==> flow/design.v <==
`timescale 1ns / 1ps
module cla_slice_part(g,p,a,b);
 input a, b;
 output g;  
 output p;  
 assign g = a & b;
 assign p = a ^ b;
endmodule
module CarryPropagateGenerateUnit( g,p,a,b);
	input  [15:0] a,b;
	output [15:0] g,p;
	cla_slice_part s0(g[0],p[0],a[0],b[0]);
	cla_slice_part s1(g[1],p[1],a[1],b[1]);
	cla_slice_part s2(g[2],p[2],a[2],b[2]);
	cla_slice_part s3(g[3],p[3],a[3],b[3]);
	cla_slice_part s4(g[4],p[4],a[4],b[4]);
	cla_slice_part s5(g[5],p[5],a[5],b[5]);
	cla_slice_part s6(g[6],p[6],a[6],b[6]);
	cla_slice_part s7(g[7],p[7],a[7],b[7]);
	cla_slice_part s8(g[8],p[8],a[8],b[8]);
	cla_slice_part s9(g[9],p[9],a[9],b[9]);
	cla_slice_part s10(g[10],p[10],a[10],b[10]);
	cla_slice_part s11(g[11],p[11],a[11],b[11]);
	cla_slice_part s12(g[12],p[12],a[12],b[12]);
	cla_slice_part s13(g[13],p[13],a[13],b[13]);
	cla_slice_part s14(g[14],p[14],a[14],b[14]);
	cla_slice_part s15(g[15],p[15],a[15],b[15]);
endmodule
module SixteenBitSummationUnit(sum,p,carry,cin);
  input [14:0] carry;
  input cin;
  input [15:0] p;
  output [15:0] sum;
  assign sum[0] = p[0] ^ cin;
  assign sum[1] = p[1] ^ carry[0];
  assign sum[2] = p[2] ^ carry[1];
  assign sum[3] = p[3] ^ carry[2];
  assign sum[4] = p[4] ^ carry[3];
  assign sum[5] = p[5] ^ carry[4];
  assign sum[6] = p[6] ^ carry[5];
  assign sum[7] = p[7] ^ carry[6];
  assign sum[8] = p[8] ^ carry[7];
  assign sum[9] = p[9] ^ carry[8];
  assign sum[10] = p[10] ^ carry[9];
  assign sum[11] = p[11] ^ carry[10];
  assign sum[12] = p[12] ^ carry[11];
  assign sum[13] = p[13] ^ carry[12];
  assign sum[14] = p[14] ^ carry[13];
  assign sum[15] = p[15] ^ carry[14];
endmodule
module four_bit_block_cla(P,G,carry,p,g,cin);
	input [3:0] p,g;
	input cin;
	output [2:0] carry;
	output P,G;
	assign	carry[0] = 	g[0] |
											cin & p[0];
	assign	carry[1] =  g[1] |
											g[0] & p[1] |
											cin  &  p[0] & p[1];
	assign	carry[2] =  g[2] |
											g[1] & p[2] |
											g[0] & p [1] & p[2] |
											cin  & p[0] & p[1] & p[2];
	assign	P = p[0] & p[1] & p[2] & p[3];
	assign	G = g[3] | 
							g[2] & p[3] |
							g[1] & p[2] & p[3] |
							g[0] & p[1] & p[2] & p[3];
endmodule
module cla_16_two_level(sum,cout,a,b,cin);
	input [15:0] a, b;
	input cin;
	output [15:0] sum;
	output  cout;
	wire [15:0]   g, p,carry;  
	wire [3:0]  G,P;
	assign carry[3]  = G[0] | cin & P[0];
	assign carry[7]  = G[1] | G[0] & P[1] | cin & P[0] & P[1]; 
	assign carry[11] = G[2] |
										 G[1] & P[2] |
										 G[0] & P[1] & P[2] | 
										 cin  & P[0] & P[1] & P[2];
	assign cout = G[3] |
								G[2] & P[3] |
								G[1] & P[2] & P[3] |
								G[0] & P[1] & P[2] & P[3] |
								cin   & P[0] & P[1] & P[2] & P[3];
	CarryPropagateGenerateUnit   CPGU( g,p,a,b);
	four_bit_block_cla FBBC0(P[0],G[0],carry[2:0],p[3:0],g[3:0],cin);     
	four_bit_block_cla FBBC1(P[1],G[1],carry[6:4],p[7:4],g[7:4],carry[3]);   
	four_bit_block_cla FBBC2(P[2],G[2],carry[10:8],p[11:8],g[11:8],carry[7]);
	four_bit_block_cla FBBC3(P[3],G[3],carry[14:12],p[15:12],g[15:12],carry[11]); 
	SixteenBitSummationUnit TTBSU(sum,p,carry[14:0],cin);
endmodule
`timescale 1ns / 1ps
module xnew2(
	output reg [15:0] x,
	input [15:0] x0,
	input [15:0] y,
	input cin,
	input reset,
	input stop,
	input clk
	);
	wire [15:0] sum,a,b;
	wire cout;	 
	cla_16_two_level alu(sum,cout,a,b,cin);
	assign a=x;
	assign b=cin?(~y):y;
	always @(posedge clk)
	begin
		if(reset)
		begin
			x<=x0;
		end
		else
		begin
			if(!stop)
			begin
				x<=sum;
			end
			else
			begin
				x<=x;
			end
		end
	end
endmodule
`timescale 1ns / 1ps
module ynew2(
	output reg [15:0] y,
	input [15:0] y0,
	input [15:0] x,
	input cin,
	input reset,
	input stop,
	input clk
	);
	wire [15:0] sum,a,b;
	wire cout;	 
	cla_16_two_level alu(sum,cout,a,b,cin);
	assign a=y;
	assign b=cin?(~x):x;
	always @(posedge clk)
	begin
		if(reset)
		begin
			y<=y0;
		end
		else
		begin
			if(!stop)
			begin
				y<=sum;
			end
			else
			begin
				y<=y;
			end
		end	
	end
endmodule
`timescale 1ns / 1ps
module znew2(
	output reg [15:0] z,
	output zsign,
	input [15:0] z0,
	input [15:0] zrom,
	input cin,
	input reset,
	input stop,
	input clk
	);
	wire [15:0] sum,a,b;
	wire cout;	 
	cla_16_two_level alu(sum,cout,a,b,cin);
	assign a=z;
	assign b=cin?(~zrom):zrom;
	always @(posedge clk)
	begin
		if(reset)
		begin
			z<=z0;
		end
		else
		begin
			if(!stop)
				z<=sum;
			else
				z<=z;
		end	
	end
	assign zsign=z[15];
endmodule
`timescale 1ns / 1ps
module datapathnew2(
	output [15:0] x,
	output [15:0] y,
	input [15:0] z0,
	input [3:0] i,
	input reset,
	input stop,
	input clk
	); 
	parameter xinit=16'b0010_0110_1101_1101;	 
	parameter yinit=16'b0;
	reg [15:0] zrom_q;
	wire [15:0] xval,yval,zval;
	wire [15:0] x0,y0;
	wire [15:0] z;
	wire zsign;
	always @(*)
	begin
		case(i)
			4'd0: zrom_q=16'b0011_0010_0100_0011;
			4'd1: zrom_q=16'b0001_1101_1010_1100;
			4'd2: zrom_q=16'b0000_1111_1010_1101;
			4'd3: zrom_q=16'b0000_0111_1111_0101;
			4'd4: zrom_q=16'b0000_0011_1111_1110;
			4'd5: zrom_q=16'b0000_0001_1111_1111;
			4'd6: zrom_q=16'b0000_0000_1111_1111;
			4'd7: zrom_q=16'b0000_0000_0111_1111;
			4'd8: zrom_q=16'b0000_0000_0011_1111;
			4'd9: zrom_q=16'b0000_0000_0001_1111;
			4'd10: zrom_q=16'b0000_0000_0000_1111;
			4'd11: zrom_q=16'b0000_0000_0000_0111;
			4'd12: zrom_q=16'b0000_0000_0000_0011;
			4'd13: zrom_q=16'b0000_0000_0000_0001;
			4'd14: zrom_q=16'b0;
			4'd15: zrom_q=16'b0;
			default: zrom_q=16'b0;
		endcase
	end
	xnew2 xmod(x,x0,yval,xcin,reset,stop,clk);
	ynew2 ymod(y,y0,xval,ycin,reset,stop,clk);
	znew2 zmod(z,zsign,z0,zval,zcin,reset,stop,clk);
	assign x0=xinit;
	assign y0=yinit;
	assign xval=$signed(x)>>>i;
	assign yval=$signed(y)>>>i;
	assign zval=zrom_q;
	assign xcin=zsign?1'b0:1'b1;
	assign ycin=zsign?1'b1:1'b0;
	assign zcin=zsign?1'b0:1'b1;
endmodule
`timescale 1ns / 1ps
module cordic_sincos(
	input clk,
	input rst,
	input start,
	input [15:0] z0,
	output ready,
	output reg done,
	output [15:0] x,
	output [15:0] y
	);
	reg busy;
	reg [3:0] cnt;
	wire load;
	assign ready = ~busy;
	assign load = rst | (start & ~busy);
	always @(posedge clk)
	begin
		if(rst)
		begin
			busy <= 1'b0;
			cnt <= 4'd0;
			done <= 1'b0;
		end
		else
		begin
			done <= 1'b0;
			if(!busy)
			begin
				cnt <= 4'd0;
				if(start)
					busy <= 1'b1;
			end
			else
			begin
				cnt <= cnt + 4'd1;
				if(cnt == 4'd15)
				begin
					busy <= 1'b0;
					done <= 1'b1;
				end
			end
		end
	end
	datapathnew2 dp(x,y,z0,cnt,load,~busy,clk);
endmodule
# Tool chain data of cordic_sincos
# What the tools print for cordic_sincos, step after step.
# Lines are those of the file above, counted from 1.
# Cell names lack the library's common part.
# The mark n/a stands for no value.
# inputs
top	cordic_sincos
clk_port	clk
lib	sky130hd
pvt_corner	tt_025C_1v80

# Word level
# Yosys after proc, flatten, opt, wreduce and memory -nomap, before mapping. Print and check cells are not counted. Equal cells are merged and count once.
# Memory sizes are those after Yosys's memory passes, which may raise the word count (mostly to a power of two), join words into wider ones and drop unused or constant bits.
# word_totals
ff_bits	54
romBits	224
clocked_rd_ports_x_width	14
memories	1
inputBits	19
output_inout_bits	34
elab_cells	433
# op_classes
add_sub_neg	1
eq_ne	1
shift	2
n_mux	12
n_logic	408
reduce_logical	2
# mem_list
memory	words	word_bits	rd	write_ports	line_no	source
(no name shown)	16	14	1	0	215	case(i)
# ops
cell	count
bitwise AND 1 bit	190
bitwise OR 1 bit	118
XOR 1 bit	96
2-to-1 mux 16 bit	5
NOT 16 bit	3
>>> shifter 16 x 4 -> 16 bit	2
2-to-1 mux 1 bit	6
adder 4 x 1 -> 4 bit with constant B	1
equality test 4 bit with constant B	1
2-to-1 mux 4 bit	1
nonzero test 2 bit	1
OR reduction 2 bit	1
NOT 1 bit	1

# Logic depth
# Depth = most cells in a row (Yosys ltp): at word level without a register or memory, in the mapped netlist without a sequential cell, where the memories' decode and read muxes count.
# logic_depth
ltp_word	18
ABC_AREA	0
mapped_depth	24
depth_no_buf	20

# Synthesis result
# Yosys stat after the flow's synthesis: flattened, memories mapped to cells. It holds for the ABC_AREA given above (unset counts as 0); a run with the other value may have another netlist.
# The area totals of this step are shown rounded.
# types
type	count	area_total_um2
dfxtp_1	52	1.04E+03
ha_1	62	775.744
xnor2_1	61	534.262
edfxtp_1	16	480.461
mux4_2	15	337.824
o21ai_0	58	290.278
mux2i_1	28	280.269
nand2_1	69	258.998
buf_4	33	247.738
a21oi_1	39	195.187
fa_1	9	180.173
xor2_1	16	140.134
o21a_1	18	135.13
inv_1	34	127.622
nor2_1	34	127.622
mux2_2	10	112.608
mux4_1	4	105.101
a21o_1	13	97.594
# Not listed: further types 36, cells in them 124.
# synth_totals
mapped_cells	695
yosys_area_um2	6290
sequential_area_um2	1520
ff_cells	68
buffers	68
# The figures by module come from a second, unflattened synthesis with its own total; it is not the netlist above.
# unflattened
cells_unflattened	591
area_unflattened_um2	6280
# Each row is one instance without its submodules.
# by_module
module	n_inst	cells	mod_area_um2	mod_seq_area_um2
datapathnew2	1	177	1550	0.0
znew2	1	54	898	480
xnew2	1	53	891	480
ynew2	1	53	891	480
four_bit_block_cla	12	10	57.6	0.0
cla_slice_part	48	1	12.5	0.0
SixteenBitSummationUnit	3	16	140	0.0
cordic_sincos	1	23	231	120
cla_16_two_level	3	5	38.8	0.0
CarryPropagateGenerateUnit	3	0	0.0	0.0

# Path before layout
# OpenSTA on the mapped netlist: ideal clock, no wires. The path of least setup slack (recovery checks aside). Input and output delay are each 20% of the period. Register names are those of the netlist, which keeps one name where synthesis merged equal registers.
# synth_path
path_kind	register -> register
startpoint	register cnt[0]
endpoint	register dp.ymod.y[15]
clock_period_ps	5000
setup_time_ps	127
launch_ps	0
arrival_time_ps	4548
required_time_ps	4873
slack_ps	324
path_delay_ps	4675
stages	21
path_buffers	3
synth_period_reached_ps	4676
# "path_delay_ps" = arrival - input delay + setup time.
# "stages": output pins that drive a net of the path, with the launching flip-flop's if there is one; two outputs of one cell count as two.
# "synth_period_reached_ps" is the clock period less the worst setup slack; recovery checks do not enter. This is arithmetic on one report: input and output delays are still those of the set period (20% each).
# A register here has more assigning lines than the two given.
# synth_via
path_cell_list	dfxtp_1 buf_6 buf_12 buf_4 mux4_2 mux4_2 xnor2_1 ha_1 and3_1 a221oi_1 o21ai_0 a21oi_1 nor2_1 o32a_1 ha_1 o21a_1 o21ai_0 nand2b_1 xnor2_1 a21oi_1 nor2_1
# synth_rtl
item	line_no	source
start, declared	259	reg [3:0] cnt;
start, assigned	268	cnt <= 4'd0;
start, assigned	282	cnt <= cnt + 4'd1;
end, assigned	149	y<=y0;
end, assigned	155	y<=sum;
end, declared	132	output reg [15:0] y,
# No chain of elaborated cells between the ends is given.

# Timing after layout
# From the final timing report of flow run 1: the path of least setup slack in the routed layout; clock arrival at registers is part of the times.
# The report prints the path's times to 10 ps; the period is as set.
# layout_path
path_kind	register -> register
startpoint	register cnt[0]
endpoint	register dp.ymod.y[15]
clock_period_ps	6220
setup_time_ps	130
launch_ps	340
arrival_time_ps	5420
required_time_ps	6430
slack_ps	1000
stages	21
path_buffers	1
# A register here has more assigning lines than the two given.
# layout_via
path_cell_list	dfxtp_2 buf_4 nor2b_1 a211oi_1 a21oi_1 mux4_2 xnor2_1 ha_1 and3_1 a221oi_1 o21ai_0 a21oi_1 nor2_1 o32a_1 ha_1 o21a_1 o21ai_0 nand2b_1 xnor2_1 a21oi_1 nor2_1
# layout_rtl
item	line_no	source
start, declared	259	reg [3:0] cnt;
start, assigned	268	cnt <= 4'd0;
start, assigned	282	cnt <= cnt + 4'd1;
end, assigned	149	y<=y0;
end, assigned	155	y<=sum;
end, declared	132	output reg [15:0] y,
# No chain of elaborated cells between the ends is given.

# Module cordic_sincos, platform sky130hd: 3 stored runs of the flow (Yosys, OpenROAD) with differing settings, in no particular order. Input and output delays are each 20% of the period that was set; the output load is 0.01 pF.
# "worstPathTime_ps" is the time allowed to the run's worst setup path (the clock period less input and output delay, where it has them) less its slack. Clock arrival times count: a late capture clock shortens it, a late launch clock lengthens it.
# "design_power_mw": no workload was simulated; the value follows from the tool's default switching activity.
# "worstPathTime_ps" is known to 10 ps.
# Values from the reports are rounded here.
# Settings: - = not set for that run.
name,flow run 1,flow run 2,flow run 3
CORE_UTILIZATION,40,40,16
period_ns,6.22,5.0,3.63
CAP_MARGIN,20,35,15
CORE_MARGIN,2,4,2
SLEW_MARGIN,20,0,20
ABC_AREA,-,1,1
CELL_PAD_IN_SITES_GLOBAL_PLACEMENT,-,2,0
CORE_ASPECT_RATIO,-,1.63,0.92
CTS_CLUSTER_DIAMETER,-,206,28
GPL_TIMING_DRIVEN,-,1,1
HOLD_SLACK_MARGIN,-,0.15,-
MAX_ROUTING_LAYER,-,met5,met4
MIN_ROUTING_LAYER,-,met2,met1
TNS_END_PERCENT,-,75,95
CELL_PAD_IN_SITES_DETAIL_PLACEMENT,-,-,1
PLACE_DENSITY_LB_ADDON,-,-,0.19
setup_ws_ps,1000,865,243
design_power_mw,3.16,3.30,4.88
fin_tns_ps,0,0,0
finish.utilization_pct,46.1,44.8,20.2
worstPathTime_ps,5220,4130,3390
worstPathKind,register -> register,register -> register,register -> register
yosys_chip_area_um2,6290,6490,6490
layout_stdcell_area_um2,7060,7140,8040
final_die_area_um2,16800,18400,42200
